==> flow/design.v <==
module DirectMappedCache #( parameter       BLOCK_SIZE = 32,
                            parameter       NUM_OF_BLOCKS_PER_LINE = 4,
                            parameter       NUM_OF_CACHE_LINES = 4,
                            parameter       ADDRESS_SIZE = 32
                            )
(
input rst_n_i, clk_i, read_i, write_i, write_line_i, read_line_i,
input [ADDRESS_SIZE - 1: 0] address_i,
input [BLOCK_SIZE - 1: 0] data_i,
input [NUM_OF_BLOCKS_PER_LINE*BLOCK_SIZE - 1 : 0] line_i,  
output reg [BLOCK_SIZE - 1: 0] data_o,
output reg [NUM_OF_BLOCKS_PER_LINE*BLOCK_SIZE - 1 : 0] line_o,
output reg [ADDRESS_SIZE - 1: 0]                        address_o,
output reg hit_o, read_flush_o, read_fetch_o, write_flush_o, write_fetch_o
);
reg rst_n_reg, read_reg, write_reg, write_line_reg, read_line_reg;
reg [ADDRESS_SIZE - 1: 0] address_reg;
reg [BLOCK_SIZE - 1: 0] data_i_reg;
reg [NUM_OF_BLOCKS_PER_LINE*BLOCK_SIZE - 1 : 0] line_i_reg;
localparam BLOCK_OFFSET_LENGTH = $clog2(NUM_OF_BLOCKS_PER_LINE);
localparam INDEX_LENGTH = $clog2(NUM_OF_CACHE_LINES);
localparam TAG_LENGTH = ADDRESS_SIZE - BLOCK_OFFSET_LENGTH - INDEX_LENGTH;
localparam DIRTY_BIT = 1'b1;  
localparam VALID_BIT = 1'b1;  
localparam CACHE_LINE_LENGTH = DIRTY_BIT + VALID_BIT + TAG_LENGTH + NUM_OF_BLOCKS_PER_LINE * BLOCK_SIZE;
localparam DIRTY_BIT_INDEX = CACHE_LINE_LENGTH - 1;
localparam VALID_BIT_INDEX = CACHE_LINE_LENGTH - 1 - DIRTY_BIT;
localparam TAG_INDEX = CACHE_LINE_LENGTH -1 - DIRTY_BIT - VALID_BIT;
wire [BLOCK_OFFSET_LENGTH - 1: 0] block_offset;
wire [INDEX_LENGTH - 1: 0] index;
wire [TAG_LENGTH - 1: 0] tag;
reg  [CACHE_LINE_LENGTH - 1: 0] cache [NUM_OF_CACHE_LINES - 1: 0];  
integer i;
assign index = address_reg[INDEX_LENGTH + BLOCK_OFFSET_LENGTH - 1 -: INDEX_LENGTH];
assign block_offset = address_reg[BLOCK_OFFSET_LENGTH - 1 -: BLOCK_OFFSET_LENGTH];
assign tag = address_reg[ADDRESS_SIZE - 1 -: TAG_LENGTH];
always @(posedge clk_i) begin
     rst_n_reg <= rst_n_i;
     read_reg <= read_i;
     write_reg <= write_i;
     write_line_reg <= write_line_i;
     read_line_reg <= read_line_i;
     address_reg <= address_i;
     data_i_reg <= data_i;
     line_i_reg <= line_i;
end
always @(posedge clk_i ) begin  
    if(!rst_n_reg) begin
        hit_o <= 0;
        read_flush_o <= 0;
        read_fetch_o <= 0;
        write_flush_o <= 0;
        write_fetch_o <= 0;
        for(i = 0; i < NUM_OF_CACHE_LINES; i = i + 1) begin
            cache[i][VALID_BIT_INDEX] <= 0;
        end
    end
    hit_o <= 0;
    read_flush_o <= 0;
    read_fetch_o <= 0;
    write_flush_o <= 0;
    write_fetch_o <= 0;
    if(read_reg) begin 
        if(cache[index][VALID_BIT_INDEX] && cache[index][TAG_INDEX -: TAG_LENGTH] == tag) begin
            hit_o <= 1;
            data_o <= cache[index][block_offset*BLOCK_SIZE + BLOCK_SIZE - 1 -: BLOCK_SIZE];
        end
        else if(cache[index][VALID_BIT_INDEX] && cache[index][DIRTY_BIT_INDEX] && !(cache[index][TAG_INDEX -: TAG_LENGTH] == tag)) begin
            read_flush_o <= 1;
        end
        else if(cache[index][VALID_BIT_INDEX] && !cache[index][DIRTY_BIT_INDEX] && !(cache[index][TAG_INDEX -: TAG_LENGTH] == tag)) begin
            read_fetch_o <= 1;
        end
        else if(!cache[index][VALID_BIT_INDEX]) begin
            read_fetch_o <= 1;
        end
    end
    if(write_reg) begin
        if(cache[index][VALID_BIT_INDEX] && cache[index][TAG_INDEX -: TAG_LENGTH] == tag) begin
            hit_o <= 1;
            read_flush_o <= 0;
            read_fetch_o <= 0;
            write_flush_o <= 0;
            write_fetch_o <= 0;
            cache[index][ DIRTY_BIT_INDEX ] <= 1;
            cache[index][ block_offset*BLOCK_SIZE + BLOCK_SIZE - 1 -: BLOCK_SIZE] <= data_i_reg;
        end
        else if(cache[index][VALID_BIT_INDEX] && cache[index][DIRTY_BIT_INDEX] && !(cache[index][TAG_INDEX -: TAG_LENGTH] == tag)) begin
            hit_o <= 0;
            read_flush_o <= 0;
            read_fetch_o <= 0;
            write_flush_o <= 1;
            write_fetch_o <= 0;
        end
        else if(cache[index][VALID_BIT_INDEX] && !cache[index][DIRTY_BIT_INDEX] && !(cache[index][TAG_INDEX -: TAG_LENGTH] == tag)) begin
            hit_o <= 0;
            read_flush_o <= 0;
            read_fetch_o <= 0;
            write_flush_o <= 0;
            write_fetch_o <= 1;
        end
        else if(!cache[index][VALID_BIT_INDEX]) begin
            hit_o <= 0;
            read_flush_o <= 0;
            read_fetch_o <= 0;
            write_flush_o <= 0;
            write_fetch_o <= 1;
        end
        else begin
            hit_o <= 0;
            read_flush_o <= 0;
            read_fetch_o <= 0;
            write_flush_o <= 0;
            write_fetch_o <= 0;
        end
    end
    if(write_line_reg) begin
        cache[index] <= {1'b0, 1'b1, tag, line_i_reg};
    end
    if(read_line_reg) begin
        hit_o <= 1;
        read_flush_o <= 0;
        read_fetch_o <= 0;
        write_flush_o <= 0;
        write_fetch_o <= 0;
        line_o <= cache[index][(TAG_INDEX - TAG_LENGTH) -: NUM_OF_BLOCKS_PER_LINE*BLOCK_SIZE];
        address_o <= { cache[index][ TAG_INDEX -: TAG_LENGTH ], index, {BLOCK_OFFSET_LENGTH{1'b0}}};
    end
end
endmodule
module DMC_Controller #(
                            parameter       BLOCK_SIZE = 32,
                            parameter       NUM_OF_BLOCKS_PER_LINE = 4,
                            parameter       NUM_OF_CACHE_LINES = 4,
                            parameter       ADDRESS_SIZE = 32
)
(
input                                                   clk_i,
input                                                   rst_n_i,
input                                                   write_i,
input                                                   read_i,
input                                                   hit_i,
input                                                   start_from_CPU_i,
input                                                   read_flush_i,
input                                                   read_fetch_i,
input                                                   write_flush_i,
input                                                   write_fetch_i,
input       [ADDRESS_SIZE - 1: 0]                       address_from_CPU_i,
input       [ADDRESS_SIZE - 1: 0]                       address_from_cache_i,
input       [BLOCK_SIZE - 1: 0]                         data_from_CPU_i,
input       [BLOCK_SIZE - 1: 0]                         data_from_cache_i,
input       [BLOCK_SIZE - 1: 0]                         data_from_memory_i,
input       [NUM_OF_BLOCKS_PER_LINE*BLOCK_SIZE - 1: 0]  line_i,
output  reg [BLOCK_SIZE - 1: 0]                         data_to_CPU_o,
output  reg [BLOCK_SIZE - 1: 0]                         data_to_cache_o,
output  reg [BLOCK_SIZE - 1: 0]                         data_to_memory_o,
output  reg [NUM_OF_BLOCKS_PER_LINE*BLOCK_SIZE - 1: 0]  line_o,
output  reg [ADDRESS_SIZE - 1: 0]                       address_to_cache_o,
output  reg [ADDRESS_SIZE - 1: 0]                       address_to_memory_o,
output  reg                                             ready_to_CPU_o,
output  reg                                             mem_read_o,
output  reg                                             mem_write_o,
output  reg                                             read_o,
output  reg                                             read_line_o,
output  reg                                             write_o,
output  reg                                             write_line_o
        );
localparam HIT = 0;
localparam READ_FLUSH = 1;
localparam READ_FETCH = 2;
localparam WRITE_FLUSH = 3;
localparam WRITE_FETCH = 4;
localparam READY = 0;
localparam READ = 1;
localparam READ_RESPONSE = 2;
localparam WRITE = 3;
localparam WRITE_RESPONSE = 4;
localparam FLUSH_CACHE_LINE = 5;
localparam READ_LINE = 6;
localparam WRITE_TO_MEM = 7;
localparam READ_FROM_MEM = 8;
localparam WAIT_MEM_READ = 9;
localparam RECEIVE_FROM_MEM = 10;
localparam WRITE_LINE = 11;
reg [$clog2(NUM_OF_BLOCKS_PER_LINE): 0] block_count;
reg [NUM_OF_BLOCKS_PER_LINE*BLOCK_SIZE - 1: 0] local_line;
reg [ADDRESS_SIZE - 1: 0] address_reg, address_from_cache_reg;
reg [BLOCK_SIZE - 1: 0] data_from_CPU_reg, data_from_cache_reg;
reg read_reg, write_reg;
reg [5:0] state;
wire [4:0] response;  
wire [ADDRESS_SIZE - 1: 0] line_address = {address_reg[ADDRESS_SIZE - 1: $clog2(NUM_OF_BLOCKS_PER_LINE)], {$clog2(NUM_OF_BLOCKS_PER_LINE){1'b0}}};
integer i;
always@(posedge clk_i) begin
    if(!rst_n_i) begin
        state <= READY;
        ready_to_CPU_o <= 0;
        mem_read_o <= 0;
        mem_write_o <= 0;
        read_o <= 0;
        read_line_o <= 0;
        write_o <= 0;
        write_line_o <= 0;
    end
    else
    case(state)
        READY: begin
            data_to_CPU_o <= data_from_cache_reg;  
            ready_to_CPU_o <= 1;
            if(start_from_CPU_i) begin
                address_reg <= address_from_CPU_i;
                data_from_CPU_reg <= data_from_CPU_i;
                read_reg <= read_i;
                write_reg <= write_i;
                ready_to_CPU_o <= 0;
                block_count <= 0;
                if(read_i) begin
                    state <= READ;
                end
                else if(write_i) begin
                    state <= WRITE;
                end
                else begin  
                    state <= READY;
                    $display("START RECEIEVED FROM CPU WITH NO INSTRUCTION");
                end
            end
        end
        READ: begin
            read_o <= 1;
            address_to_cache_o <= address_reg;
            state <= READ_RESPONSE;
            write_line_o <= 0;
        end
        READ_RESPONSE: begin
            read_o <= 0;
            if(hit_i == 1) begin
                data_from_cache_reg <= data_from_cache_i;
                state <= READY;
            end
            else if(read_flush_i == 1) begin
                state <= FLUSH_CACHE_LINE;
            end
            else if(read_fetch_i == 1) begin
                state <= READ_FROM_MEM;
            end
            else begin
                state <= READ_RESPONSE;
            end
        end
        WRITE: begin
            data_to_cache_o <= data_from_CPU_reg;
            write_o <= 1;
            address_to_cache_o <= address_reg;
            write_line_o <= 0;
            state <= WRITE_RESPONSE;
        end
        WRITE_RESPONSE: begin
            write_o <= 0;
            if(hit_i == 1) begin
                state <= READY;
            end
            else if(write_flush_i == 1) begin
                state <= FLUSH_CACHE_LINE;
            end
            else if(write_fetch_i == 1) begin
                state <= READ_FROM_MEM;
            end
            else begin
                state <= WRITE_RESPONSE;
            end
        end
        FLUSH_CACHE_LINE: begin
            address_to_cache_o <= address_reg;
            read_line_o <= 1;
            state <= READ_LINE;
        end
        READ_LINE: begin
            read_line_o <= 0;
            if(hit_i == 1) begin
                local_line <= line_i;
                address_from_cache_reg <= address_from_cache_i;
                state <= WRITE_TO_MEM;
            end
        end
        WRITE_TO_MEM: begin
            block_count <= block_count + 1;
            if(block_count < NUM_OF_BLOCKS_PER_LINE) begin  
                mem_write_o <= 1;
                data_to_memory_o <= local_line[block_count*BLOCK_SIZE + BLOCK_SIZE  - 1 -: BLOCK_SIZE];   
                address_to_memory_o <= (address_from_cache_reg + block_count);
            end
            else begin
                block_count <= 0;
                mem_write_o <= 0;
                state <= READ_FROM_MEM;
            end
        end
        READ_FROM_MEM: begin
            mem_read_o <= 1;
            address_to_memory_o <= (line_address + block_count);
            state <= WAIT_MEM_READ;
        end
        WAIT_MEM_READ: begin
            mem_read_o <= 0;
            state <= RECEIVE_FROM_MEM;
        end
        RECEIVE_FROM_MEM: begin
            if(block_count < NUM_OF_BLOCKS_PER_LINE)
                local_line[(block_count * BLOCK_SIZE) + BLOCK_SIZE - 1 -: BLOCK_SIZE]  <= data_from_memory_i;
            block_count <= block_count + 1;
            if(block_count < NUM_OF_BLOCKS_PER_LINE) begin
                state <= READ_FROM_MEM;
            end
            else begin
                block_count <= 0;
                state <= WRITE_LINE;
            end
        end
        WRITE_LINE: begin
            line_o <= local_line;
            write_line_o <= 1;
            address_to_cache_o <= address_reg;
            if(read_reg) begin
                state <= READ;
            end
            else if(write_reg) begin
                state <= WRITE;
            end
            else begin
                $display("GOT TO WRITE_LINE WITH INVALID INSTRUCTION");
                state <= READY;
            end
        end
    endcase
end
endmodule
module dmc_top (
    input         clk_i,
    input         rst_n_i,
    input         start_i,
    input         read_i,
    input         write_i,
    input  [31:0] address_i,
    input  [31:0] data_i,
    output [31:0] data_o,
    output        ready_o,
    output        mem_read_o,
    output        mem_write_o,
    output [31:0] mem_address_o,
    output [31:0] mem_data_o,
    input  [31:0] mem_data_i
);
localparam BLOCK_SIZE = 32;
localparam NUM_OF_BLOCKS_PER_LINE = 4;
localparam NUM_OF_CACHE_LINES = 4;
localparam ADDRESS_SIZE = 32;
localparam LINE_SIZE = NUM_OF_BLOCKS_PER_LINE * BLOCK_SIZE;
wire hit, read_flush, read_fetch, write_flush, write_fetch;
wire cache_read, cache_write, cache_read_line, cache_write_line;
wire [BLOCK_SIZE - 1: 0]   data_from_cache, data_to_cache;
wire [ADDRESS_SIZE - 1: 0] address_from_cache, address_to_cache;
wire [LINE_SIZE - 1: 0]    line_from_cache, line_to_cache;
DMC_Controller #(.BLOCK_SIZE(BLOCK_SIZE), .NUM_OF_BLOCKS_PER_LINE(NUM_OF_BLOCKS_PER_LINE),
                 .NUM_OF_CACHE_LINES(NUM_OF_CACHE_LINES), .ADDRESS_SIZE(ADDRESS_SIZE)) controller (
    .clk_i(clk_i),
    .rst_n_i(rst_n_i),
    .write_i(write_i),
    .read_i(read_i),
    .hit_i(hit),
    .start_from_CPU_i(start_i),
    .read_flush_i(read_flush),
    .read_fetch_i(read_fetch),
    .write_flush_i(write_flush),
    .write_fetch_i(write_fetch),
    .address_from_CPU_i(address_i),
    .address_from_cache_i(address_from_cache),
    .data_from_CPU_i(data_i),
    .data_from_cache_i(data_from_cache),
    .data_from_memory_i(mem_data_i),
    .line_i(line_from_cache),
    .data_to_CPU_o(data_o),
    .data_to_cache_o(data_to_cache),
    .data_to_memory_o(mem_data_o),
    .line_o(line_to_cache),
    .address_to_cache_o(address_to_cache),
    .address_to_memory_o(mem_address_o),
    .ready_to_CPU_o(ready_o),
    .mem_read_o(mem_read_o),
    .mem_write_o(mem_write_o),
    .read_o(cache_read),
    .read_line_o(cache_read_line),
    .write_o(cache_write),
    .write_line_o(cache_write_line)
);
DirectMappedCache #(.BLOCK_SIZE(BLOCK_SIZE), .NUM_OF_BLOCKS_PER_LINE(NUM_OF_BLOCKS_PER_LINE),
                    .NUM_OF_CACHE_LINES(NUM_OF_CACHE_LINES), .ADDRESS_SIZE(ADDRESS_SIZE)) cache (
    .rst_n_i(rst_n_i),
    .clk_i(clk_i),
    .read_i(cache_read),
    .write_i(cache_write),
    .write_line_i(cache_write_line),
    .read_line_i(cache_read_line),
    .address_i(address_to_cache),
    .data_i(data_to_cache),
    .line_i(line_to_cache),
    .data_o(data_from_cache),
    .line_o(line_from_cache),
    .address_o(address_from_cache),
    .hit_o(hit),
    .read_flush_o(read_flush),
    .read_fetch_o(read_fetch),
    .write_flush_o(write_flush),
    .write_fetch_o(write_fetch)
);
endmodule
* Reports on dmc_top *
Tool output for the design above, in the order of the flow.
Line numbers count from 1 in the design file above.
Operators: Yosys type, input widths -> output width; for muxes data width and select width s.
Library cell names are shortened.
A cell with - has no value.

set-up
  top module = dmc_top
  clock = clk_i
  standard-cell library = sky130hd
  library corner = tt_025C_1v80

* Word-level counts *
Yosys after proc, flatten, opt, wreduce and memory -nomap, before mapping. Print and check cells are not counted. Equal cells are merged and count once.
Yosys's memory passes give these memory sizes; they may raise the number of words (mostly to a power of two), join words into wider ones and drop unused or constant bits.

cells by class
  $add $sub $neg = 12
  magnitude comparators = 1
  equal/unequal tests = 17
  shift-type cells = 6
  muxes and demuxes = 218
  bitwise gates (word level) = 164
  reductions and logical operators = 35

operators with widths
  cell                       count
  $mux 158                   8
  $pmux 128 s2               1
  $mux 128                   2
  $mux 1                     182
  $or 1x1->1                 159
  $shiftx 158x32->32         1
  $shl 32x32->158            1
  $shl 32x32->158 const A    1
  $and 128x128->128          1
  $or 128x128->128           1
  $shiftx 128x32->32         1
  $not 128->128              1
  $shift 32x33->128          1
  $shift 32x33->128 const A  1
  $pmux 6 s12                1
  $add 32x1->32 const B      2
  $sub 32x1->32 const B      2
  $add 32x3->32              2
  $sub 32x6->32 const B      2
  $pmux 32 s2                1
  $mux 6                     9
  $neg 32->33                1
  $mux 32                    1
  $eq 28x28->1               1
  $eq 6x3->1 const B         4
  $eq 6x4->1 const B         4
  $reduce_and 3->1           6
  $reduce_bool 2->1          7

Not listed: further kinds 24, cells in them 49.

storage and ports
  register bits = 952
  bits in writable memories = 632
  memories kept = 1
  bits of input ports = 101
  output and inout bits = 99
  word-level cells = 492

memory list
  name         depth  bits a word  RTL line  RTL
  cache.cache  4      158          32        reg  [CACHE_LINE_LENGTH - 1: 0] cache [NUM_OF_CACHE_LINES - 1: 0];

* Logic depth *
Longest topological path by Yosys (ltp), each cell counted once; first at word level (registers and memories cut), then after technology mapping (sequential cells cut; the memories' decode and read muxes count).

depth
  depth in word-level cells = 11
  ABC_AREA = 0
  depth in mapped cells = 15
  mapped depth without buffers = 10

* After synthesis *
The flow's flattened synthesis, as Yosys stat reports it; memories are mapped. The netlist is that of the ABC_AREA named above (0 if unset); the other value can give another one.

cell types
  type      count
  edfxtp_1  1365
  mux4_2    218
  dfxtp_1   225
  a22o_1    133
  mux2i_1   115
  a21oi_1   149
  nor2_1    157
  clkbuf_1  106
  xnor2_1   38
  a22oi_1   39
  and2_1    42
  nor2b_1   34
  xor2_1    23
  nand2_1   35
  nand3_1   22
  buf_2     19
  a211oi_1  10
  ha_1      6

Other cell types: 41; their cells: 134.

synthesis totals
  standard cells after synthesis = 2870
  cell area after synthesis = 57203.6 µm²
  sequential area = 45493.6 µm²
  flip-flops = 1590

By module: a second synthesis without flattening, with its own total; a netlist apart from the flattened one above.

unflattened totals
  cells (unflattened synthesis) = 2903
  area (unflattened synthesis) = 57782.9 µm²

Rows give one instance, submodules left out.

modules
  module             instances  cells  area (µm²)  seq. area (µm²)
  DirectMappedCache  1          1554   35250.1     28687.5
  DMC_Controller     1          1349   22532.9     16866.2
  dmc_top            1          0      0.0         0.0

Data sheet: physical implementation of dmc_top

Measured results for dmc_top: 3 stored runs of the Yosys and OpenROAD flow on sky130hd. The settings differ; the order carries no meaning. The constraints put input and output delay at 20% of the set period each and load the outputs with 0.01 pF.
"achieved clock period (ns)" = clock period - worst setup slack. The figure is calculated, with input and output delays left at 20% of the set period.
By "worst setup path time (ns)" is meant the share of the clock period that the worst setup path is allowed (20% is reserved at inputs, 20% at outputs), minus its slack. Clock arrival times at its registers enter into it.
"finish__power__total": no workload was simulated; the value follows from the tool's default switching activity.

settings of stored run 1
{
  "ABC_AREA": 0,
  "CAP_MARGIN": 15,
  "CELL_PAD_IN_SITES_DETAIL_PLACEMENT": 1,
  "CELL_PAD_IN_SITES_GLOBAL_PLACEMENT": 0,
  "CORE_ASPECT_RATIO": 0.7,
  "CORE_UTILIZATION": 57,
  "CTS_CLUSTER_DIAMETER": 75,
  "CTS_CLUSTER_SIZE": 11,
  "GPL_ROUTABILITY_DRIVEN": 0,
  "HOLD_SLACK_MARGIN": 0.18,
  "MIN_ROUTING_LAYER": "met2",
  "SETUP_SLACK_MARGIN": -0.5,
  "SLEW_MARGIN": 10,
  "TNS_END_PERCENT": 40,
  "period_ns": 5.76,
  "CORE_MARGIN": 2
}
report of stored run 1
yosys chip area after synthesis (um^2): 57203.6
finish__design__die__area: 102947.0
finish__design__instance__area__stdcell: 66077.1
finish__design__instance__utilization: 0.6623
finish__timing__setup__ws: 1.008
finish__timing__setup__tns: 0.000
finish__timing__hold__ws: 0.326
finish__power__total: 2.275e-02
achieved clock period (ns): 4.752
worst setup path time (ns): 4.75
worst setup path kind: register -> register

settings of stored run 2
{
  "CORE_MARGIN": 4,
  "CORE_UTILIZATION": 70,
  "CTS_CLUSTER_SIZE": 48,
  "PLACE_DENSITY_LB_ADDON": 0.2,
  "SLEW_MARGIN": 30,
  "TNS_END_PERCENT": 75,
  "period_ns": 3.79,
  "CAP_MARGIN": 20
}
report of stored run 2
yosys chip area after synthesis (um^2): 57203.6
finish__design__die__area: 86356.6
finish__design__instance__area__stdcell: 66426.2
finish__design__instance__utilization: 0.8220
finish__timing__setup__ws: 0.250
finish__timing__setup__tns: 0.000
finish__timing__hold__ws: 0.321
finish__power__total: 3.497e-02
achieved clock period (ns): 3.540
worst setup path time (ns): 3.54
worst setup path kind: register -> register

settings of stored run 3
{
  "CORE_UTILIZATION": 16,
  "period_ns": 4.19,
  "CAP_MARGIN": 20,
  "CORE_MARGIN": 2,
  "SLEW_MARGIN": 20
}
report of stored run 3
yosys chip area after synthesis (um^2): 57203.6
finish__design__die__area: 362320.0
finish__design__instance__area__stdcell: 71454.8
finish__design__instance__utilization: 0.2007
finish__timing__setup__ws: 0.348
finish__timing__setup__tns: 0.000
finish__timing__hold__ws: 0.310
finish__power__total: 3.261e-02
achieved clock period (ns): 3.842
worst setup path time (ns): 3.84
worst setup path kind: register -> register
